==> flow/design.v <==
`timescale 1ns / 1ps
module axi_tlp_decoder 
#(
parameter AXIDATAWIDTH = 8
)
(
input clk,
input reset,
input tvalid,
input [8*AXIDATAWIDTH-1:0] tdata,
output reg tready,
input [AXIDATAWIDTH-1:0] tstrb,
input [21:0] tuser,
input tlast,
output reg [7:0]  a4lm_addr,
output reg [31:0] a4lm_wr_data,
output reg a4lm_wr_cmd,
output reg a4lm_rd_cmd,
output reg [7:0] cfg_addr,
output reg [31:0] cfg_wr_data,
output reg cfg_rd_cmd,
output reg cfg_wr_cmd,
output reg fifo0_wr_cmd,
output reg [16*AXIDATAWIDTH+4-1:0] fifo0_wr_data,
input fifo0_empty_flag,
input fifo0_full_flag,
input fifo0_prog_full_flag,
output reg req_compl,
output reg [2:0] compl_code,
input tlp_enc_ready,
output reg [2:0]   tenc_tc,                         
output reg [1:0]   tenc_attr,                       
output reg [9:0]   tenc_len,                        
output reg [15:0]  tenc_rid,                        
output reg [7:0]   tenc_tag,                        
output reg [7:0]   tenc_be,                         
output reg [12:0]  tenc_addr,                       
input lnk_up,
input cfg_to_turnoff,
output reg cfg_to_turnoff_ok
);
localparam [3:0] idle = 4'b0000,
						discharge_tlp = 4'b1111,
						cfg_rd = 4'b0001,
						cfg_wr = 4'b0010,
						a4lm_rd = 4'b0011,
						a4lm_wr = 4'b0100,
						a4sm_wr0 = 4'b0101,
						a4sm_wr1 = 4'b1001,
						wait_state = 4'b1000,
						receiving = 4'b1100;
reg [3:0] state_reg;
reg  tlp_digest;
reg [16*AXIDATAWIDTH+4-1:0] buffer0;
localparam [2:0] reg_rd_compl = 3'b001,
						cfg_rd_compl = 3'b010,
						cfg_wr_compl = 3'b011,
						adc_mem_compl = 3'b100;
localparam ADC_MEM_RD32 = 9'b00_00000_01;
localparam ADC_MEM_WR32 = 9'b10_00000_01;	
localparam REG_RD32 = 9'b00_00000_10;
localparam REG_WR32 = 9'b10_00000_10;
localparam CFG_RD   = 9'b00_00100_00; 
localparam CFG_WR   = 9'b10_00100_00;
always@(posedge clk)
begin
if(reset)
	begin
		state_reg <= idle;
		tready <= 1'b0;
		a4lm_addr <= 0;
		a4lm_wr_data <= 0;
		a4lm_wr_cmd <= 1'b0;
		a4lm_rd_cmd <= 1'b0;
		cfg_addr <= 0;
		cfg_wr_data <= 0;
		cfg_rd_cmd <= 1'b0;
		cfg_wr_cmd <= 1'b0;
		fifo0_wr_cmd = 1'b0;
		fifo0_wr_data = 0;
		req_compl <= 1'b0;
		compl_code <= 0;
		tenc_tc <= 0;
		tenc_attr <= 0;
		tenc_len <= 0;
		tenc_rid <= 0;
		tenc_tag <= 0;
		tenc_be <= 0;
		tenc_addr <= 0;
		cfg_to_turnoff_ok <= 1'b0;
	end
else
	begin
		case(state_reg)
			idle:
				begin
					cfg_to_turnoff_ok <= 1'b0;
					buffer0 = 0;
					tenc_tc <= 0;
					tenc_attr <= 0;
					tenc_len <= 0;
					tenc_rid <= 0;
					tenc_tag <= 0;
					tenc_be <= 0;
					tenc_addr <= 0;
					a4lm_wr_data <= 0;
					a4lm_addr <= 0;
					a4lm_wr_cmd <= 0;
					a4lm_rd_cmd <= 0;
					cfg_addr <= 0;
					cfg_wr_data <= 0;
					cfg_rd_cmd <= 0;
					cfg_wr_cmd <= 0;
					fifo0_wr_cmd = 0;
					fifo0_wr_data = 0;
					req_compl <= 0;
					compl_code <= 0;
					tready <= 1'b0;
					if(cfg_to_turnoff)
						begin
							cfg_to_turnoff_ok <= 1'b1;
						end
					if(lnk_up & tlp_enc_ready & tvalid & ~tlast & (~(fifo0_empty_flag & fifo0_full_flag)) & (~fifo0_prog_full_flag) &(~cfg_to_turnoff))
						begin
							state_reg <= receiving;
							tready <= 1'b1;
						end 
				end
			receiving:
				begin
					if(tdata[14] == 0)
							begin
								tlp_digest <= tdata[15];
								case ({tdata[30:24],{tuser[6],tuser[4] | tuser[2]}})
										REG_RD32:
											begin
												state_reg <= a4lm_rd;
												tenc_tc     <= tdata[22:20]; 
												tenc_attr   <= tdata[13:12];
												tenc_len    <= tdata[9:0];
												tenc_rid    <= tdata[63:48];
												tenc_tag    <= tdata[47:40];
												tenc_be     <= tdata[39:32];
												req_compl <= 1'b1;
												compl_code <= reg_rd_compl;
											end
										REG_WR32:
											begin
												state_reg <= a4lm_wr;
											end
										ADC_MEM_RD32:
											begin
												tenc_tc     <= tdata[22:20]; 
												tenc_attr   <= tdata[13:12];
												tenc_len    <= tdata[9:0];
												tenc_rid    <= tdata[63:48];
												tenc_tag    <= tdata[47:40];
												tenc_be     <= tdata[39:32];
												req_compl <= 1'b1;
												compl_code <= adc_mem_compl;
												state_reg <= idle;
											end
										ADC_MEM_WR32:
											begin
												buffer0[9:0] = tdata[9:0];
												buffer0[15:10] = tuser[7:2];
												state_reg <= a4sm_wr0;
											end
										CFG_RD:
											begin
												tenc_tc     <= tdata[22:20]; 
												tenc_attr   <= tdata[13:12];
												tenc_len    <= tdata[9:0];
												tenc_rid    <= tdata[63:48];
												tenc_tag    <= tdata[47:40];
												tenc_be     <= tdata[39:32];
												req_compl <= 1'b1;
												state_reg <= cfg_rd;
												compl_code <= cfg_rd_compl;
											end
										CFG_WR:
											begin
												req_compl <= 1'b1;
												tenc_tc     <= tdata[22:20]; 
												tenc_attr   <= tdata[13:12];
												tenc_len    <= tdata[9:0];
												tenc_rid    <= tdata[63:48];
												tenc_tag    <= tdata[47:40];
												tenc_be     <= tdata[39:32];
												compl_code <= cfg_wr_compl;
												state_reg <= cfg_wr;
											end
										default:
											begin
												state_reg <= discharge_tlp;
											end
								endcase
							end
						else
							begin
								state_reg <= discharge_tlp;
							end
				end
			a4lm_rd:
				begin
					req_compl <= 1'b0;
					a4lm_addr <= tdata[9:2];
					tenc_addr <= tdata[14:2];
					a4lm_rd_cmd <= 1'b1;
					state_reg <= idle;
				end
			a4lm_wr:
				begin
					a4lm_addr <= tdata[9:2];
					a4lm_wr_data <= tdata[63:32];
					a4lm_wr_cmd <= 1'b1;
					if(tlp_digest)
						begin
							state_reg <= discharge_tlp;
						end
					else
						begin
							state_reg <= idle;
							tready <= 1'b0;
						end
				end
			a4sm_wr0:
				begin
					buffer0[45:16] = tdata[31:2];
					fifo0_wr_data = buffer0;
					fifo0_wr_cmd = 1'b1;
					buffer0[31:0] = tdata[63:32];
					buffer0[128] = 1;
					state_reg <= a4sm_wr1;
				end
			a4sm_wr1:
				begin
					fifo0_wr_cmd = 1'b0;
					if(tlast)
						begin
							if(buffer0[129])
								begin
									buffer0[127:96] = tdata[31:0];
									buffer0[131] = 1'b1;
									fifo0_wr_cmd = 1'b1;
									fifo0_wr_data = buffer0;
									tready <= 1'b0;
									state_reg <= idle;
								end
							else
								begin
									buffer0[63:32] = tdata[31:0];
									buffer0[129] = 1'b1;
									buffer0[131:130] = 2'b00;
									fifo0_wr_cmd = 1'b1;
									fifo0_wr_data = buffer0;
									tready <= 1'b0;
									state_reg <= idle;
								end
						end
					else
						begin
							if(buffer0[129])
								begin
									buffer0[127:96] = tdata[31:0];
									buffer0[131] = 1'b1;
									fifo0_wr_cmd = 1'b1;
									fifo0_wr_data = buffer0;
									buffer0[31:0] = tdata[63:32];
									buffer0[131:128] = 4'b0001;
								end
							else
								begin
									buffer0[95:32] = tdata[63:0];
									buffer0[130:129] =  2'b11;
								end
						end
				end
			cfg_rd:
				begin
					tenc_addr <= tdata[14:2];
					req_compl <= 1'b0;
					cfg_addr <= tdata[9:2];
					cfg_rd_cmd <= 1'b1;
					if(tlast)
						begin
							state_reg <= idle;
						end
					else
						begin
							state_reg <= discharge_tlp;
						end
				end
			cfg_wr:
				begin
					tenc_addr <= tdata[14:2];
					req_compl <= 1'b0;
					cfg_wr_cmd <= 1'b1;
					cfg_addr <= tdata[9:2];
					cfg_wr_data <= tdata[63:32];
					if(tlast)
						begin
							state_reg <= idle;
						end
					else
						begin
							state_reg <= discharge_tlp;
						end
				end
			discharge_tlp:
				begin
					a4lm_wr_cmd <= 1'b0;
					if(tlast)
						begin
							state_reg <= idle;
							tready <= 1'b0;
						end
				end
		endcase
	end
end
endmodule
`timescale 1ns / 1ps
module axi_tlp_encoder 
#(
parameter AXIWIDTH = 8    
)
(
input clk,
input reset,
input [7:0] cfg_bus_number,
input [4:0] cfg_device_number,
input [2:0] cfg_function_number,
input [31:0]cfg_rd_data,
input cfg_valid,
input               req_compl,
input [2:0] 			compl_code,
output reg          tlp_encoder_ready,
input [2:0]         tenc_tc,
input [1:0]         tenc_attr,
input [9:0]         tenc_len,
input [15:0]        tenc_rid,
input [7:0]         tenc_tag,
input [7:0]         tenc_be,
input [12:0]        tenc_addr,
input 						a4lm_valid,
input [31:0]				a4lm_data,
input [1:0] 				a4lm_err_code,
input 				fifo1_full_flag,
input 				fifo1_empty_flag,
output reg       	fifo1_rd_cmd,
input	[131:0]		fifo1_rd_data,
output reg 								tx_tvalid,
output reg [8*AXIWIDTH-1:0] tx_tdata,
input 									tx_tready,
output reg [AXIWIDTH-1:0] tx_tstrb,
output reg								 tx_tlast
);
localparam [2:0] idle = 3'b000,
						cfg_rd_state = 3'b001,
						cfg_wr_state = 3'b010,
						reg_rd_state = 3'b100,
						adc_mem_state0 = 3'b101,
						adc_mem_state1 = 3'b110,
						adc_mem_state2 = 3'b011,
						waiting = 3'b111;
localparam PIO_64_CPLD_FMT_TYPE = 7'b10_01010;
localparam PIO_64_CPL_FMT_TYPE  = 7'b00_01010;
localparam [2:0] reg_rd_compl = 3'b001,
						cfg_rd_compl = 3'b010,
						cfg_wr_compl = 3'b011,
						adc_mem_compl = 3'b100;
reg [2:0] state_reg;
reg err_reg;
reg [131:0] 	buffer;
reg [31:0]     buffer0;
reg [9:0]	 counter;
reg [15:0] 	requester_id;
reg [7:0]	tag_reg;
reg [11:0] 	byte_count_reg;
reg [1:0] compl_reg;
reg [6:0] lower_addr;
reg flag0;
reg flag1;
reg flag2;
reg flag3;
always @(*)
begin
	byte_count_reg = 12'd0;
	casex (tenc_be[7:0])
		8'b00001xx1: byte_count_reg = 4;
		8'b000001x1: byte_count_reg = 3;
		8'b00001x10: byte_count_reg = 3;
		8'b00000011: byte_count_reg = 2;
		8'b00000110: byte_count_reg = 2;
		8'b00001100: byte_count_reg = 2;
		8'b00000001: byte_count_reg = 1;
		8'b00000010: byte_count_reg = 1;
		8'b00000100: byte_count_reg = 1;
		8'b00001000: byte_count_reg = 1;
		8'b00000000: byte_count_reg = 1;
		8'b1xxxxxx1: byte_count_reg = (tenc_len << 2);
		8'b01xxxxx1: byte_count_reg = (tenc_len << 2)-1;
		8'b001xxxx1: byte_count_reg = (tenc_len << 2)-2;
		8'b0001xxx1: byte_count_reg = (tenc_len << 2)-3;
		8'b1xxxxx10: byte_count_reg = (tenc_len << 2)-1;
		8'b01xxxx10: byte_count_reg = (tenc_len << 2)-2;
		8'b001xxx10: byte_count_reg = (tenc_len << 2)-3;
		8'b0001xx10: byte_count_reg = (tenc_len << 2)-4;
		8'b1xxxx100: byte_count_reg = (tenc_len << 2)-2;
		8'b01xxx100: byte_count_reg = (tenc_len << 2)-3;
		8'b001xx100: byte_count_reg = (tenc_len << 2)-4;
		8'b0001x100: byte_count_reg = (tenc_len << 2)-5;
		8'b0001x100: byte_count_reg = (tenc_len << 2)-5;
		8'b1xxx1000: byte_count_reg = (tenc_len << 2)-3;
		8'b01xx1000: byte_count_reg = (tenc_len << 2)-4;
		8'b001x1000: byte_count_reg = (tenc_len << 2)-5;
		8'b00011000: byte_count_reg = (tenc_len << 2)-6;
	endcase
end
always@(posedge clk)
begin
if(reset)
	begin
		state_reg <= idle;
		tlp_encoder_ready <= 1'b0;
		fifo1_rd_cmd = 1'b0;
		tx_tvalid <= 1'b0;
		tx_tdata <= 0;
		tx_tstrb <= 0;
		tx_tlast <= 1'b0;
	end
else
	begin
		case(state_reg)
			idle:
				begin
					flag2 <= 0;
					buffer0 <= 0;
					flag3 <= 0;
					flag0 <= 0;
					flag1 <= 0;
					requester_id <= 0;
					tag_reg <= 0;
					compl_reg <= 0;
					counter = 0;
					err_reg <= 0;
					tlp_encoder_ready <= 1'b1;
					fifo1_rd_cmd = 0;
					tx_tvalid <= 0;
					tx_tdata <= 0;
					tx_tstrb <= 0;
					tx_tlast <= 0;
					err_reg <= 0;
					buffer <= 0;
					if(req_compl&~(fifo1_empty_flag  & fifo1_full_flag))
						begin
							tlp_encoder_ready <= 1'b0;
							case(compl_code)
									reg_rd_compl:
										begin
											tx_tdata[30:24] <= PIO_64_CPLD_FMT_TYPE;
											state_reg <= waiting;
											compl_reg <= 2'd1;
											tx_tdata[9:0] <= 10'b1;  
											tx_tdata[43:32] <= byte_count_reg;
											flag0 <= 1;
										end
									cfg_rd_compl:
										begin
											tx_tdata[30:24] <= PIO_64_CPLD_FMT_TYPE;
											state_reg <= waiting;
											compl_reg <= 2'd2;
											tx_tdata[9:0] <= 10'b1;  
											tx_tdata[43:32] <= 4;
											tx_tdata[47:45] <= 000;
											flag0 <= 1;
										end
									cfg_wr_compl:
										begin
											tx_tvalid <= 1'b1;
											tx_tdata[30:24] <= PIO_64_CPL_FMT_TYPE;
											state_reg <= cfg_wr_state;
											tx_tdata[9:0] <= 10'b1;  
											tx_tdata[47:45] <= 000;
											tx_tdata[43:32] <= 4;
										end
									adc_mem_compl:
										begin
											flag0 <= 1;
											compl_reg <= 2'd3;
											tx_tdata[30:24] <= PIO_64_CPLD_FMT_TYPE;
											state_reg <= waiting;
											tx_tdata[9:0] <= tenc_len; 
											counter = tenc_len;
											tx_tdata[43:32] <= byte_count_reg;
										end
							endcase
							requester_id <= tenc_rid;
							tag_reg <= tenc_tag;
							tx_tdata[63:48] <= {	cfg_bus_number,
														cfg_device_number,
														cfg_function_number  
														};
							tx_tdata[44] <= 1'b0; 
							tx_tdata[31] <= 0;
							tx_tdata[23] <= 1'b0;
							tx_tdata[22:20] <= tenc_tc;
							tx_tdata[19:14] <= 6'b0;
							tx_tdata[13:12] <= tenc_attr;
							tx_tdata[11:10] <= 2'b0;
							tx_tstrb   <= 8'hFF;
							flag1 <= 0;
						end
				end
			waiting:
				begin
					if(flag1 == 0)
						begin
							casex ({flag0, tenc_be[3:0]})
								5'b0_xxxx : lower_addr <= 7'h0;
								5'bx_0000 : lower_addr <= {tenc_addr[4:0], 2'b00};
								5'bx_xxx1 : lower_addr <= {tenc_addr[4:0], 2'b00};
								5'bx_xx10 : lower_addr <= {tenc_addr[4:0], 2'b01};
								5'bx_x100 : lower_addr <= {tenc_addr[4:0], 2'b10};
								5'bx_1000 : lower_addr <= {tenc_addr[4:0], 2'b11};
							endcase
							flag1 <= 1;
						end
					case(compl_reg)
						2'd1:  
							begin
								if(a4lm_valid)
									begin
										case(a4lm_err_code)
											2'b10:
												begin
													tx_tdata[30:24] <= PIO_64_CPL_FMT_TYPE;
													tx_tdata[47:45] <= 3'b100; 
													err_reg <= 1'b1;
												end
											2'b01:
												begin
													tx_tdata[30:24] <= PIO_64_CPL_FMT_TYPE;
													tx_tdata[47:45] <= 3'b001; 
													err_reg <= 1'b1;
												end
											2'b00:
												begin
													tx_tdata[47:45] <= 3'b000;
													buffer[31:0] <= a4lm_data;
												end
										endcase
										tx_tvalid <= 1;
										state_reg <= reg_rd_state;
									end
							end
						2'd2:  
							begin
								if(cfg_valid)
									begin
										buffer[31:0] <= cfg_rd_data;
										tx_tvalid <= 1'b1;
										state_reg <= cfg_rd_state;
									end
							end
						2'd3:  
							begin
								if(fifo1_empty_flag == 0)
									begin
										tx_tdata[47:45] <= 3'b000;
										state_reg <= adc_mem_state0;
										fifo1_rd_cmd <= 1'b1;
									end
							end
					endcase
				end
			reg_rd_state:
				begin
					if(tx_tready)
						begin
							if(err_reg)
								begin
									tx_tdata[63:32] <= 32'h0;
									tx_tstrb   <= 8'h0F;
								end
							else
								begin
									tx_tstrb   <= 8'hFF;
									tx_tdata[63:32] <= buffer[31:0];
								end
							tx_tdata[31:16] <= requester_id;
							tx_tdata[15:8] <= tag_reg;
							tx_tdata[7] <= 1'b0;
							tx_tdata[6:0] <= lower_addr;
							tx_tlast <= 1'b1;
							state_reg <= idle;
						end
				end
			cfg_rd_state:
				begin
					if(tx_tready)
						begin
							tx_tstrb <= 8'hFF;
							tx_tlast <= 1'b1;
							state_reg <= idle;
							tx_tdata[63:32] <= buffer[31:0];
							tx_tdata[31:16] <= requester_id;
							tx_tdata[15:8] <= tag_reg;
							tx_tdata[7] <= 1'b0;
							tx_tdata[6:0] <= 7'b0;
						end
				end
			cfg_wr_state:
				begin
					if(tx_tready)
						begin
							tx_tstrb <= 8'h0F;
							tx_tlast <= 1'b1;
							state_reg <= idle;
							tx_tdata[31:16] <= tenc_rid;
							tx_tdata[15:8] <= tenc_tag;
							tx_tdata[7] <= 1'b0;
							tx_tdata[6:0] <= 7'b0;
						end
				end
			adc_mem_state0:
				begin
					buffer <= fifo1_rd_data;
					state_reg <= adc_mem_state1;
					fifo1_rd_cmd <= 1'b0;
					tx_tvalid <= 1'b1;
				end
			adc_mem_state1:
				begin
					if(tx_tready)
						begin
							tx_tdata[31:16] <= requester_id;
							tx_tdata[15:8] <= tag_reg;
							tx_tdata[7] <= 1'b0;
							tx_tdata[6:0] <= lower_addr;
							tx_tdata[63:32] <= buffer[31:0];
							state_reg <= adc_mem_state2;
							counter = counter - 1'b1;
						end
				end
			adc_mem_state2:
				begin
					case(counter)
					10'd1:
						begin
							state_reg <= idle;
							tx_tlast <= 1'b1;
							tx_tdata[63:32] <= 0;
							if(~buffer[130])
								begin
									tx_tdata[31:0] <= buffer[63:32];
								end
							else
								begin
									tx_tdata[31:0] <= buffer0;
								end
							tx_tstrb <= 8'h0F;
						end
					10'd3:
						begin
							fifo1_rd_cmd <= 1'b0;
							counter = counter - 2;
							buffer0 <= buffer[127:96];
							tx_tdata <= buffer[95:32];
							tx_tstrb <= 8'hFF;
						end
					default:
						begin
							if(counter[1])
								begin
									fifo1_rd_cmd <= 1'b1;
									buffer0 <= buffer[127:96];
									tx_tdata <= buffer[95:32];
									counter = counter - 2;
								end
							else
								begin
									fifo1_rd_cmd <= 1'b0;
									tx_tdata[31:0] <= buffer0;
									tx_tdata[63:32] <= fifo1_rd_data[31:0];
									buffer = fifo1_rd_data;
									counter = counter - 2;
								end
						end
					endcase
				end
		endcase
	end
end
endmodule
`timescale 1ns / 1ps
module axi4_lite_master
				#(
					parameter ADDR_WIDTH = 8,
					parameter DATA_WIDTH = 32,
					parameter STRB_WIDTH = DATA_WIDTH/8
				)
				(
					input 								reset,
					input 								clk,
					output reg 							awvalid,
					input 								awready,
					output reg	[1:0]					awprot,
					output reg	[ADDR_WIDTH-1:0]	awaddr,
					output reg 							wrvalid,
					input 								wrready,
					output reg  [STRB_WIDTH-1:0]	wrstrb,
					output reg 	[DATA_WIDTH-1:0]	wrdata,
					output reg 							bready,
					input 								bvalid,
					input [1:0]							bresp,
					output reg 							arvalid,
					input 								arready,
					output reg [ADDR_WIDTH-1:0]	araddr,
					output reg [1:0]					arprot,
					input  [DATA_WIDTH-1:0]			rddata,
					output reg 							rdready,
					input 								rdvalid,
					input  [2:0]						rdresp,
					input 								userrdcmd, 
					input 								userwrcmd,
					input  [ADDR_WIDTH-1:0] 		userrdwraddr,
					input  [DATA_WIDTH-1:0] 		userwrdata,
					output reg	[DATA_WIDTH-1:0] 	userrddata,
					output reg 							data_valid,
					output reg [1:0] 					error
				);
localparam  idle   = 4'b0000,
				read1  = 4'b0001,
				read2  = 4'b0010,
				read3  = 4'b0011,
				write1 = 4'b0100, 
				write2 = 4'b0101,
				write3 = 4'b0110,
				okay = 2'b00,  
				exokay = 2'b01, 
				slverr = 2'b10, 
				decerr = 2'b11; 
reg [3:0] statereg;
always@(posedge clk)
begin
	if(reset)
		begin
			statereg <= idle;
			araddr <= 0;
			awaddr <= 0;
			userrddata <= 32'h0;
			bready <= 1'b0;
			awvalid <= 1'b0;
			awprot <= 2'b00;
			wrdata <= 0;
			wrstrb <= 0;
			wrvalid <= 1'b0;
			arvalid <= 1'b0;
			arprot <= 0;
			data_valid <= 1'b0;
			rdready <= 1'b0;
			error <= 0;
		end
	else
		begin
			case(statereg)
				idle:
					begin	
						araddr <= 0;
						awaddr <= 0;
						userrddata <=  32'h0;
						statereg <= idle;
						bready <= 1'b0;
						awvalid <= 1'b0;
						awprot <= 2'b00;
						wrdata <= 0;
						wrstrb <= 0;
						wrvalid <= 1'b0;
						bready <= 1'b0;
						arvalid <= 1'b0;
						arprot <= 0;
						data_valid <= 1'b0;
						rdready <= 1'b0;
						error <= 0;
						if(userrdcmd)
							begin
								araddr <= userrdwraddr;
								statereg <= read1;
								arvalid <= 1'b1;
							end
						else	
							begin
								if(userwrcmd)
									begin
										wrdata <= userwrdata;
										wrstrb <= 4'b1111;
										awvalid <= 1'b1;
										awaddr <= userrdwraddr;
										statereg <= write1;
									end
							end
					end
				read1:
					begin
						if(arready)
							begin
								arvalid <= 1'b0;
								araddr <= 1'b0;
								statereg <= read2;
							end
					end
				read2:
					begin
						if(rdvalid)
							begin
								rdready <= 1'b1;
								case (rdresp)
									okay:
										begin
											userrddata <= rddata;
											data_valid <= 1'b1;
										end
									exokay:
										begin
											userrddata <= rddata;
											data_valid <= 1'b1;
										end
									slverr:
										begin
											data_valid <= 1'b1;
											error <= 2'b10;
										end
									decerr:
										begin
											data_valid <= 1'b1;
											error <= 2'b11;
										end
								endcase 
								statereg <= idle;
							end
					end
				write1:
					begin
						if(awready)
							begin
								awvalid <= 1'b0;
								statereg <= write2;
								wrvalid <= 1'b1;
							end
					end
				write2:
					begin
						if(wrready)
							begin
								wrvalid <= 1'b0;
								statereg <= write3;
							end
					end
				write3:
					begin
						if(bvalid)
							begin
								case(bresp)
									okay:
										begin
											error <= 2'b00;
											data_valid <= 1'b1;
										end
									exokay:
										begin
											error <= 2'b00;
											data_valid <= 1'b1;
										end
									slverr:
										begin
											data_valid <= 1'b1;
											error <= 2'b10;
										end
									decerr:
										begin
											data_valid <= 1'b1;
											error <= 2'b11;
										end
								endcase
								statereg <= idle;
								bready <= 1'b1;
							end
					end
			endcase
		end
end
endmodule
`timescale 1ns / 1ps
module axi4_lite_slave
				#(
					parameter ADDR_WIDTH = 8,
					parameter ADDR_WIDTH_SLAVE = 5,
					parameter DATA_WIDTH = 32,
					parameter STRB_WIDTH = DATA_WIDTH/8,
					parameter AXI_SLAVE_ADDR = 3'b000
				)
				(
					input 									reset,
					input 									clk,
					input 									awvalid,
					output reg 								awready,
					input 		[1:0]						awprot,
					input 		[ADDR_WIDTH-1:0]		awaddr,
					input 									wrvalid,
					output reg 								wrready,
					input 		[STRB_WIDTH-1:0]		wrstrb,
					input  		[DATA_WIDTH-1:0]		wrdata,
					input 									bready,
					output reg 								bvalid,
					output reg [1:0]						bresp,
					input 									arvalid,
					output reg 								arready,
					input  		[ADDR_WIDTH-1:0]		araddr,
					input 		[1:0]						arprot,
					output reg [DATA_WIDTH-1:0]		rdata,
					input 									rready,
					output reg 								rvalid,
					output reg [2:0]						rresp,
					output reg 								rfwrcmd,
					output reg 								rfrdcmd,
					output reg [ADDR_WIDTH_SLAVE-1:0] rfrdaddr,
					output reg [ADDR_WIDTH_SLAVE-1:0] rfwraddr,
					output reg[(DATA_WIDTH)-1:0] 	rfwrdata,
					input 		[(DATA_WIDTH)-1:0] 	rfrddata,
					input 									rf_busy,
					output reg 								slave_need_rf,
					input										rf_data_valid
					);
localparam 		idle = 3'b000,
					write1 = 3'b001,
					write2 = 3'b010,
					read1 = 3'b100,
					read2 = 3'b101;
reg [2:0]statereg;
reg [DATA_WIDTH-1:0] datareg;
always@(posedge clk)
begin
	if(reset)
		begin
			statereg <= idle;
			bvalid <= 0;
			wrready <= 1'b0;
			arready <= 1'b0;
			rdata <= 0;
			rfrdaddr <= 1'b0;
			rfwraddr <= 1'b0;
			rvalid <= 1'b0;
			rresp <= 2'b00;
			awready <= 1'b0;
			bresp <= 2'b00;
			rfwrcmd <= 1'b0;
			rfrdcmd <= 0;
			rfwrdata <= 0;
			slave_need_rf <= 1'b0;
		end
	else
		begin
			case(statereg)
				idle:
					begin
						bvalid <= 0;
						wrready <= 1'b0;
						arready <= 1'b0;
						rdata <= 0;
						rfrdaddr <= 1'b0;
						rfwraddr <= 1'b0;
						rvalid <= 1'b0;
						rresp <= 2'b00;
						awready <= 1'b0;
						bresp <= 2'b00;
						rfwrcmd <= 1'b0;
						rfrdcmd <= 0;
						rfwrdata <= 0;
						statereg <= idle;  
						slave_need_rf <= 1'b0;
						if(awvalid)
							begin
								if(awaddr[7:5] == AXI_SLAVE_ADDR)
									begin
										statereg <= write1;
										rfwraddr <= awaddr[4:0];
										awready <= 1'b1;
										slave_need_rf <= 1'b1;
									end
							end 
						if(arvalid)
							begin
								if(araddr[7:5] == AXI_SLAVE_ADDR)
									begin
										statereg <= read1;
										rfrdaddr <= araddr[4:0];
										rfrdcmd <= 1'b1;
										arready <= 1'b1;
										slave_need_rf <= 1'b1;
									end
							end
					end
				read1:
					begin
						arready <= 1'b0;
						if(~rf_busy)
							begin
								rfrdcmd <= 1'b0;
								if(rf_data_valid)
									begin
										rdata <= rfrddata;
										rvalid <= 1'b1;
										rresp <= 2'b00;
										statereg <= read2;
										slave_need_rf <= 1'b0;
									end
							end
					end
				read2:
					begin
						if(rready)
							begin
								rvalid <= 1'b0;
								statereg <= idle;
							end
					end
				write1:
					begin
						awready <= 1'b0;
						if(wrvalid)
							begin
								wrready <= 1'b1;
								rfwrdata <= wrdata;
								statereg <= write2;
								if(~rf_busy)
									begin
										rfwrcmd <= 1'b1;
										bresp <= 2'b00;
										bvalid <= 1'b1;
									end
							end
					end
				write2:
					begin
						rfwrcmd <= 1'b0;
						wrready <= 1'b0;
						bvalid <= 1'b1;
						slave_need_rf <= 1'b0;
						if(bready)
							begin
								statereg <= idle;
								bvalid <= 1'b0;
							end
					end
		endcase
	end
end
endmodule
`timescale 1ns / 1ps
module register_file
					#(
						parameter   NMBROFDATABITS       =    32, 
										NMBROFADDRBITS   =    5  
					)
					(
						input 												reset,
						input													 clk,
						input 												rd_en,
						input 												wr_en,
						input	 		[NMBROFADDRBITS-1:0]				 wr_addr, 
						input 		[NMBROFADDRBITS-1:0]					 rd_addr,
						input 		[NMBROFDATABITS-1:0]			 	wr_data,
						output reg 	[NMBROFDATABITS-1:0]	 			rd_data,
						output reg 											rf_data_valid
					);	
reg [NMBROFDATABITS-1:0]   array_reg  [0:15]; 
reg statereg;
localparam idle = 1'b0,
				read = 1'b1;
always@(posedge clk)
begin
	if(reset)  
		begin
			statereg <= idle;
			rd_data <= 32'h0;
			rf_data_valid <= 1'b0;
			array_reg[0] <= 32'hFFFFFFFF;
			array_reg[1] <= 32'hFFFFFFFF;
			array_reg[2] <= 32'hFFFFFFFF;
			array_reg[3] <= 32'hFFFFFFFF;
			array_reg[4] <= 32'hFFFFFFFF; 
			array_reg[5] <= 32'hFFFFFFFF;
			array_reg[6] <= 32'hFFFFFFFF;
			array_reg[7] <= 32'hFFFFFFFF;
			array_reg[8] <= 32'hFFFFFFFF;
			array_reg[9] <= 32'hFFFFFFFF;
			array_reg[10] <= 32'hFFFFFFF;
			array_reg[11] <= 32'hFFFFFFF;
			array_reg[12] <= 32'hFFFFFFF;
			array_reg[13] <= 32'hFFFFFFF;
			array_reg[14] <= 32'hFFFFFFF;
			array_reg[15] <= 32'hFFFFFFF;
		end
	else
		begin
			case(statereg)
				idle:
					begin
						rd_data <= 32'h0;
						rf_data_valid <= 0;
						if(rd_en)
							begin
								rf_data_valid <= 1'b1;
								statereg <= read;
								if(rd_addr < 16)
									begin
										rd_data <= array_reg[rd_addr[3:0]];
									end
								else 
									begin
										rd_data <= 32'hFFFFFFFF;
									end
							end
						if(wr_en)
							begin
								if(wr_addr < 16)
									begin
										array_reg[wr_addr[3:0]] <= wr_data;
									end
							end
					end
				read:
					begin
						statereg <= idle;						
					end
			endcase
		end
end
endmodule
`timescale 1ns / 1ps
module pcie_pio_ctrl (
  input          clk,
  input          reset,
  input          tvalid,
  input  [63:0]  tdata,
  output         tready,
  input  [7:0]   tstrb,
  input  [21:0]  tuser,
  input          tlast,
  output [7:0]   cfg_addr,
  output [31:0]  cfg_wr_data,
  output         cfg_rd_cmd,
  output         cfg_wr_cmd,
  input  [31:0]  cfg_rd_data,
  input          cfg_valid,
  output         fifo0_wr_cmd,
  output [131:0] fifo0_wr_data,
  input          fifo0_empty_flag,
  input          fifo0_full_flag,
  input          fifo0_prog_full_flag,
  input          fifo1_full_flag,
  input          fifo1_empty_flag,
  output         fifo1_rd_cmd,
  input  [131:0] fifo1_rd_data,
  input  [7:0]   cfg_bus_number,
  input  [4:0]   cfg_device_number,
  input  [2:0]   cfg_function_number,
  input          lnk_up,
  input          cfg_to_turnoff,
  output         cfg_to_turnoff_ok,
  output         tx_tvalid,
  output [63:0]  tx_tdata,
  input          tx_tready,
  output [7:0]   tx_tstrb,
  output         tx_tlast
);
  wire [7:0]  a4lm_addr;
  wire [31:0] a4lm_wr_data;
  wire        a4lm_wr_cmd, a4lm_rd_cmd;
  wire        req_compl, tlp_enc_ready;
  wire [2:0]  compl_code;
  wire [2:0]  tenc_tc;
  wire [1:0]  tenc_attr;
  wire [9:0]  tenc_len;
  wire [15:0] tenc_rid;
  wire [7:0]  tenc_tag;
  wire [7:0]  tenc_be;
  wire [12:0] tenc_addr;
  wire [31:0] a4lm_data;
  wire        a4lm_valid;
  wire [1:0]  a4lm_err_code;
  wire        awvalid, awready, wrvalid, wrready, bready, bvalid;
  wire        arvalid, arready, rready, rvalid;
  wire [1:0]  awprot, arprot, bresp;
  wire [7:0]  awaddr, araddr;
  wire [3:0]  wrstrb;
  wire [31:0] wrdata, rdata;
  wire [2:0]  rresp;
  wire        rfwrcmd, rfrdcmd, rf_data_valid, slave_need_rf;
  wire [4:0]  rfrdaddr, rfwraddr;
  wire [31:0] rfwrdata, rfrddata;
  axi_tlp_decoder #(.AXIDATAWIDTH(8)) u_dec (
    .clk(clk), .reset(reset),
    .tvalid(tvalid), .tdata(tdata), .tready(tready), .tstrb(tstrb),
    .tuser(tuser), .tlast(tlast),
    .a4lm_addr(a4lm_addr), .a4lm_wr_data(a4lm_wr_data),
    .a4lm_wr_cmd(a4lm_wr_cmd), .a4lm_rd_cmd(a4lm_rd_cmd),
    .cfg_addr(cfg_addr), .cfg_wr_data(cfg_wr_data),
    .cfg_rd_cmd(cfg_rd_cmd), .cfg_wr_cmd(cfg_wr_cmd),
    .fifo0_wr_cmd(fifo0_wr_cmd), .fifo0_wr_data(fifo0_wr_data),
    .fifo0_empty_flag(fifo0_empty_flag), .fifo0_full_flag(fifo0_full_flag),
    .fifo0_prog_full_flag(fifo0_prog_full_flag),
    .req_compl(req_compl), .compl_code(compl_code), .tlp_enc_ready(tlp_enc_ready),
    .tenc_tc(tenc_tc), .tenc_attr(tenc_attr), .tenc_len(tenc_len),
    .tenc_rid(tenc_rid), .tenc_tag(tenc_tag), .tenc_be(tenc_be),
    .tenc_addr(tenc_addr),
    .lnk_up(lnk_up), .cfg_to_turnoff(cfg_to_turnoff),
    .cfg_to_turnoff_ok(cfg_to_turnoff_ok)
  );
  axi4_lite_master #(.ADDR_WIDTH(8), .DATA_WIDTH(32)) u_a4lm (
    .reset(reset), .clk(clk),
    .awvalid(awvalid), .awready(awready), .awprot(awprot), .awaddr(awaddr),
    .wrvalid(wrvalid), .wrready(wrready), .wrstrb(wrstrb), .wrdata(wrdata),
    .bready(bready), .bvalid(bvalid), .bresp(bresp),
    .arvalid(arvalid), .arready(arready), .araddr(araddr), .arprot(arprot),
    .rddata(rdata), .rdready(rready), .rdvalid(rvalid), .rdresp(rresp),
    .userrdcmd(a4lm_rd_cmd), .userwrcmd(a4lm_wr_cmd),
    .userrdwraddr(a4lm_addr), .userwrdata(a4lm_wr_data),
    .userrddata(a4lm_data), .data_valid(a4lm_valid), .error(a4lm_err_code)
  );
  axi4_lite_slave #(.ADDR_WIDTH(8), .ADDR_WIDTH_SLAVE(5), .DATA_WIDTH(32),
                    .AXI_SLAVE_ADDR(3'b000)) u_a4ls (
    .reset(reset), .clk(clk),
    .awvalid(awvalid), .awready(awready), .awprot(awprot), .awaddr(awaddr),
    .wrvalid(wrvalid), .wrready(wrready), .wrstrb(wrstrb), .wrdata(wrdata),
    .bready(bready), .bvalid(bvalid), .bresp(bresp),
    .arvalid(arvalid), .arready(arready), .araddr(araddr), .arprot(arprot),
    .rdata(rdata), .rready(rready), .rvalid(rvalid), .rresp(rresp),
    .rfwrcmd(rfwrcmd), .rfrdcmd(rfrdcmd), .rfrdaddr(rfrdaddr), .rfwraddr(rfwraddr),
    .rfwrdata(rfwrdata), .rfrddata(rfrddata), .rf_busy(1'b0),
    .slave_need_rf(slave_need_rf), .rf_data_valid(rf_data_valid)
  );
  register_file #(.NMBROFDATABITS(32), .NMBROFADDRBITS(5)) u_rf (
    .reset(reset), .clk(clk),
    .rd_en(rfrdcmd), .wr_en(rfwrcmd),
    .wr_addr(rfwraddr), .rd_addr(rfrdaddr),
    .wr_data(rfwrdata), .rd_data(rfrddata), .rf_data_valid(rf_data_valid)
  );
  axi_tlp_encoder #(.AXIWIDTH(8)) u_enc (
    .clk(clk), .reset(reset),
    .cfg_bus_number(cfg_bus_number), .cfg_device_number(cfg_device_number),
    .cfg_function_number(cfg_function_number),
    .cfg_rd_data(cfg_rd_data), .cfg_valid(cfg_valid),
    .req_compl(req_compl), .compl_code(compl_code), .tlp_encoder_ready(tlp_enc_ready),
    .tenc_tc(tenc_tc), .tenc_attr(tenc_attr), .tenc_len(tenc_len),
    .tenc_rid(tenc_rid), .tenc_tag(tenc_tag), .tenc_be(tenc_be),
    .tenc_addr(tenc_addr),
    .a4lm_valid(a4lm_valid), .a4lm_data(a4lm_data), .a4lm_err_code(a4lm_err_code),
    .fifo1_full_flag(fifo1_full_flag), .fifo1_empty_flag(fifo1_empty_flag),
    .fifo1_rd_cmd(fifo1_rd_cmd), .fifo1_rd_data(fifo1_rd_data),
    .tx_tvalid(tx_tvalid), .tx_tdata(tx_tdata), .tx_tready(tx_tready),
    .tx_tstrb(tx_tstrb), .tx_tlast(tx_tlast)
  );
endmodule
Hand-over note for pcie_pio_ctrl

### Step by step through the tools: pcie_pio_ctrl

Each step is given for the RTL above and for the edited RTL.
"original" refers to lines of the RTL above, "edited" to lines of the edited file.
"change": "edited" minus "original" as printed here.
Operators: Yosys type, input widths -> output width; for muxes data width and select width s.
Library cell names are shortened.
The mark n/a stands for no value.

| set-up | value |
|---|---|
| design top | pcie_pio_ctrl |
| clock | clk |
| library | sky130hd |
| corner | tt_025C_1v80 |

### The edit

Unified diff, file above to edited file.
The edited RTL no longer does the same as the RTL above: the edit was made by script, with no optimisation intended.

```diff
@@ -928,5 +928,5 @@
 					output reg [ADDR_WIDTH_SLAVE-1:0] rfrdaddr,
 					output reg [ADDR_WIDTH_SLAVE-1:0] rfwraddr,
-					output reg[(DATA_WIDTH)-1:0] 	rfwrdata,
+					output reg[(DATA_WIDTH)-2:0] 	rfwrdata,
 					input 		[(DATA_WIDTH)-1:0] 	rfrddata,
 					input 									rf_busy,
```

### After elaboration

Counts by Yosys on the flattened word-level netlist (proc, flatten, opt, wreduce; memories kept). Print and check cells are left out.
Memory sizes are those after Yosys's memory passes, which may raise the word count (mostly to a power of two), join words into wider ones and drop unused or constant bits.

Word-level totals:

| element | original | edited | change |
|---|---|---|---|
| flip-flop bits (word level) | 913 | 910 | -3 |
| bits in writable memories | 512 | 512 | 0 |
| memory cells | 1 | 1 | 0 |
| input bits | 287 | 287 | 0 |
| output and inout port bits | 252 | 252 | 0 |
| word-level cells | 724 | 724 | 0 |

Operators by class:

| element | original | edited | change |
|---|---|---|---|
| add/subtract/negate cells | 8 | 8 | 0 |
| magnitude comparators | 2 | 2 | 0 |
| equality and inequality tests | 131 | 131 | 0 |
| mux-type cells | 334 | 334 | 0 |
| bitwise logic cells | 22 | 22 | 0 |
| reduce/logical cells | 135 | 135 | 0 |

Operator list:

| kind | original | edited | change |
|---|---|---|---|
| $mux 32 | 25 | 22 | -3 |
| $mux 31 | 0 | 3 | +3 |
| $pmux 32 s2 | 9 | 7 | -2 |
| $pmux 31 s2 | 0 | 2 | +2 |
| $mux 1 | 67 | 67 | 0 |
| $mux 3 | 31 | 31 | 0 |
| $mux 2 | 25 | 25 | 0 |
| $mux 4 | 21 | 21 | 0 |
| $ne 2x2->1 const B | 21 | 21 | 0 |
| $pmux 1 s2 | 20 | 20 | 0 |
| $reduce_bool 2->1 | 20 | 20 | 0 |
| $reduce_or 2->1 | 20 | 20 | 0 |
| $ne 2x1->1 const B | 19 | 19 | 0 |
| $reduce_and 3->1 | 19 | 19 | 0 |
| $mux 7 | 13 | 13 | 0 |
| $mux 8 | 13 | 13 | 0 |
| $reduce_and 2->1 | 13 | 13 | 0 |
| $not 1->1 | 12 | 12 | 0 |
| $pmux 1 s3 | 11 | 11 | 0 |
| $and 1x1->1 | 9 | 9 | 0 |
| $eq 3x3->1 const B | 9 | 9 | 0 |
| $reduce_and 4->1 | 9 | 9 | 0 |
| $eq 3x2->1 const B | 8 | 8 | 0 |
| $mux 16 | 8 | 8 | 0 |
| $pmux 3 s2 | 8 | 8 | 0 |
| $reduce_or 3->1 | 8 | 8 | 0 |
| $eq 2x2->1 const B | 7 | 7 | 0 |
| $mux 10 | 7 | 7 | 0 |

Not every row of either side is listed.

### Logic depth

Longest topological path by Yosys (ltp), each cell counted once; first at word level (registers and memories cut), then after technology mapping (sequential cells cut; the memories' decode and read muxes count).

Depth:

| element | original | edited | change |
|---|---|---|---|
| depth in word-level cells | 8 | 8 | 0 |
| ABC_AREA | 0 | 0 | n/a |
| mapped depth | 11 | 11 | 0 |
| gate-level depth less buffers | 8 | 8 | 0 |

### Netlist

Yosys stat after the flow's synthesis: flattened, memories mapped to cells. It holds for the ABC_AREA given above (unset counts as 0); a run with the other value may have another netlist.

Mapped netlist:

| element | original | edited | change |
|---|---|---|---|
| cells in the netlist | 5051 | 4921 | -130 |
| chip area (Yosys) (µm²) | 60292.8 | 58999.1 | -1293.7 |
| area of sequential cells (µm²) | 37175.7 | 36835.3 | -340.4 |
| flip-flops | 1432 | 1423 | -9 |
| buffer cells | 465 | 407 | -58 |

Cell types:

| cell | original | edited | change |
|---|---|---|---|
| nor2_1 | 485 | 762 | +277 |
| or2_2 | 265 | 93 | -172 |
| clkbuf_1 | 411 | 294 | -117 |
| or3_1 | 118 | 9 | -109 |
| nand2_1 | 339 | 263 | -76 |
| o21ai_0 | 110 | 48 | -62 |
| buf_2 | 9 | 71 | +62 |
| o21ai_1 | 1 | 49 | +48 |
| a22o_1 | 108 | 155 | +47 |
| nand3_1 | 111 | 82 | -29 |
| a22oi_1 | 241 | 220 | -21 |
| inv_1 | 28 | 47 | +19 |
| a221oi_1 | 84 | 67 | -17 |
| edfxtp_1 | 850 | 834 | -16 |
| mux2_2 | 33 | 48 | +15 |
| nor3_1 | 107 | 94 | -13 |
| a21oi_1 | 205 | 216 | +11 |
| nand2b_1 | 115 | 104 | -11 |

Not every row of either side is listed.
By module: a second synthesis without flattening, with its own total; a netlist apart from the flattened one above.

Second synthesis, totals:

| element | original | edited | change |
|---|---|---|---|
| cells (unflattened synthesis) | 5136 | 5133 | -3 |
| area (unflattened synthesis) (µm²) | 61139.9 | 61094.8 | -45.1 |

Each row is one instance without its submodules.

By module, original:

| module | instances | cells | area (µm²) | seq. area (µm²) |
|---|---|---|---|---|
| register_file | 1 | 1595 | 24129.4 | 16055.4 |
| axi_tlp_decoder (AXIDATAWIDTH=8) | 1 | 1481 | 15964.1 | 9839.4 |
| axi_tlp_encoder (AXIWIDTH=8) | 1 | 1302 | 14188.6 | 7777.5 |
| axi4_lite_master | 1 | 390 | 3582.2 | 1901.8 |
| axi4_lite_slave | 1 | 367 | 3271.9 | 1741.7 |
| pcie_pio_ctrl | 1 | 1 | 3.8 | 0.0 |

By module, edited:

| module | instances | cells | area (µm²) | seq. area (µm²) |
|---|---|---|---|---|
| register_file | 1 | 1595 | 24129.4 | 16055.4 |
| axi_tlp_decoder (AXIDATAWIDTH=8) | 1 | 1481 | 15964.1 | 9839.4 |
| axi_tlp_encoder (AXIWIDTH=8) | 1 | 1302 | 14188.6 | 7777.5 |
| axi4_lite_master | 1 | 390 | 3582.2 | 1901.8 |
| axi4_lite_slave | 1 | 364 | 3226.8 | 1721.7 |
| pcie_pio_ctrl | 1 | 1 | 3.8 | 0.0 |

### Timing after synthesis

OpenSTA on the mapped netlist: ideal clock, no wires. The path of least setup slack (recovery checks aside). Input and output delay are each 20% of the period. Register names are those of the netlist, which keeps one name where synthesis merged equal registers.

Timing path after synthesis:

| element | original | edited | change |
|---|---|---|---|
| kind | in2reg | in2reg | n/a |
| start | input port reset | input port reset | n/a |
| end | register u_enc.buffer[100] | register u_enc.buffer[100] | n/a |
| period (ns) | 10.0 | 10.0 | 0.0 |
| input delay (ns) | 2.000 | 2.000 | 0.000 |
| setup time (ns) | 0.791 | 0.554 | -0.237 |
| arrival time (ns) | 11.843 | 6.907 | -4.936 |
| required time (ns) | 9.209 | 9.446 | +0.237 |
| path slack (ns) | -2.634 | 2.539 | +5.173 |
| delay of the path (ns) | 10.634 | 5.461 | -5.173 |
| stages on the path | 4 | 6 | +2 |
| synthesis period reached (ns) | 12.634 | 7.461 | -5.173 |

"delay of the path" is the arrival time less input delay plus setup time.
"stages on the path": output pins that drive a net of the path, with the launching flip-flop's if there is one; two outputs of one cell count as two.
"synthesis period reached" is the clock period less the worst setup slack; recovery checks do not enter. This is arithmetic on one report: input and output delays are still those of the set period (20% each).
The rows between start and end are the longest chain of elaborated cells between them; the timing report does not say that the signal goes this way. Where chains are equally long, one stands for them.
Each line given opens the expression or statement behind the cell; cells for indexed reads and writes are added by Yosys, which also makes memories of some case tables.
A register here has more assigning lines than the two given.

| on the way, after synthesis, original | value |
|---|---|
| path through | clkbuf_1 > clkbuf_1 > clkbuf_1 > nor4_1 |
| length of the longest elaborated chain | 2 |
| elaborated cells on any way between the ends | 2 |
| source lines of those cells | 0 |
| those cells by class | logic: 1; reduce/logical: 1 |

Ends and longest elaborated chain, after synthesis, original:

| element | RTL line | source |
|---|---|---|
| start, declared | 1145 | `input          reset,` |
| $not 1->1 | n/a |  |
| $reduce_and 4->1 | n/a |  |
| end, assigned | 629 | `buffer <= fifo1_rd_data;` |
| end, assigned | 687 | `buffer = fifo1_rd_data;` |
| end, declared | 375 | `reg [131:0] buffer;` |

| on the way, after synthesis, edited | value |
|---|---|
| path through | clkbuf_1 > clkbuf_1 > clkbuf_1 > nor2_1 > o211ai_1 > nor2_1 |
| length of the longest elaborated chain | 2 |
| elaborated cells on any way between the ends | 2 |
| source lines of those cells | 0 |
| those cells by class | logic: 1; reduce/logical: 1 |

Ends and longest elaborated chain, after synthesis, edited:

| element | RTL line | source |
|---|---|---|
| start, declared | 1145 | `input          reset,` |
| $not 1->1 | n/a |  |
| $reduce_and 4->1 | n/a |  |
| end, assigned | 629 | `buffer <= fifo1_rd_data;` |
| end, assigned | 687 | `buffer = fifo1_rd_data;` |
| end, declared | 375 | `reg [131:0] buffer;` |

### Worst path after layout

Path of least setup slack in the final report of each run of set A (OpenROAD, finished layout, wires in). Where an end is a register, its clock arrival counts in the times.

Timing path post-layout:

| element | original | edited | change |
|---|---|---|---|
| kind | in2reg | in2reg | n/a |
| start | input port reset | input port tlast | n/a |
| end | memory u_rf.array_reg[2][6] | register u_dec.fifo0_wr_data[57] | n/a |
| period (ns) | 10.0 | 10.0 | 0.0 |
| input delay (ns) | 2.00 | 2.00 | 0.00 |
| setup time (ns) | 0.32 | 0.08 | -0.24 |
| arrival time (ns) | 5.36 | 5.38 | +0.02 |
| required time (ns) | 10.45 | 10.71 | +0.26 |
| path slack (ns) | 5.09 | 5.32 | +0.23 |
| stages on the path | 8 | 7 | -1 |

The rows between start and end are the longest chain of elaborated cells between them; the timing report does not say that the signal goes this way. Where chains are equally long, one stands for them.
A register here has more assigning lines than the two given.
original: The path ends at the enable pin of a flip-flop; only ways to that pin are counted.

| on the way, post-layout, original | value |
|---|---|
| path through | buf_8 > nor4b_1 > nor2b_1 > and2_1 > nand2_1 > buf_4 > nand2_1 > buf_4 |
| length of the longest elaborated chain | 1 |
| elaborated cells on any way between the ends | 3 |
| source lines of those cells | 1 |
| those cells by class | mux: 3 |

Ends and longest elaborated chain, post-layout, original:

| element | RTL line | source |
|---|---|---|
| start, declared | 1145 | `input          reset,` |
| $mux 4 | 1084 | `if(reset)` |
| end, declared | 1078 | `reg [NMBROFDATABITS-1:0]   array_reg  [0:15];` |

| on the way, post-layout, edited | value |
|---|---|
| path through | clkdlybuf4s50_1 > nand2b_1 > and2_1 > buf_4 > or2_1 > a221oi_1 > nor3_1 |
| length of the longest elaborated chain | 2 |
| elaborated cells on any way between the ends | 4 |
| source lines of those cells | 2 |
| those cells by class | eq/ne: 1; mux: 2; reduce/logical: 1 |

Ends and longest elaborated chain, post-layout, edited:

| element | RTL line | source |
|---|---|---|
| start, declared | 1151 | `input          tlast,` |
| $mux 132 | 239 | `if(tlast)` |
| $pmux 132 s3 | 94 | `case(state_reg)` |
| end, assigned | 230 | `fifo0_wr_data = buffer0;` |
| end, assigned | 246 | `fifo0_wr_data = buffer0;` |
| end, declared | 24 | `output reg [16*AXIDATAWIDTH+4-1:0] fifo0_wr_data,` |

### Measured runs

Both versions went through the flow (Yosys, OpenROAD) with the same settings in each pair. Constraints: input delay and output delay 20% of the set period each, output load 0.01 pF.

| settings, set A | value |
|---|---|
| CORE_UTILIZATION | 40 |
| period_ns | 10.0 |
| CAP_MARGIN | 20 |
| CORE_MARGIN | 2 |
| SLEW_MARGIN | 20 |

Results, set A:

| element | original | edited | change |
|---|---|---|---|
| synthesized cell area (µm²) | 60292.8 | 58999.1 | -1293.7 |
| die outline area (µm²) | 153852.0 | 150587.0 | -3265.0 |
| area of the standard cells in the finished layout (µm²) | 72074.1 | 70555.2 | -1518.9 |
| post-route utilization (%) | 48.1 | 48.3 | +0.2 |
| worst setup slack after layout (ns) | 5.095 | 5.325 | +0.230 |
| reached clock period (ns) | 4.905 | 4.675 | -0.230 |

| settings, set B | value |
|---|---|
| ABC_AREA | 1 |
| CORE_ASPECT_RATIO | 1.52 |
| CORE_UTILIZATION | 44 |
| GPL_ROUTABILITY_DRIVEN | 0 |
| MAX_ROUTING_LAYER | met4 |
| MIN_ROUTING_LAYER | met1 |
| PLACE_DENSITY_LB_ADDON | 0.14 |
| SETUP_SLACK_MARGIN | -0.53 |
| TNS_END_PERCENT | 35 |
| period_ns | 7.37 |
| CAP_MARGIN | 20 |
| CORE_MARGIN | 2 |
| SLEW_MARGIN | 20 |

Results, set B:

| element | original | edited | change |
|---|---|---|---|
| synthesized cell area (µm²) | 62158.4 | 61242.5 | -915.9 |
| die outline area (µm²) | 144357.0 | 142252.0 | -2105.0 |
| area of the standard cells in the finished layout (µm²) | 73307.8 | 72208.0 | -1099.8 |
| post-route utilization (%) | 52.1 | 52.3 | +0.2 |
| worst setup slack after layout (ns) | 2.627 | 2.985 | +0.358 |
| reached clock period (ns) | 4.743 | 4.385 | -0.358 |

By "reached clock period" is meant the clock period of the run minus its worst setup slack. This is arithmetic on one report: input and output delays are still those of the set period (20% each).

End of note.
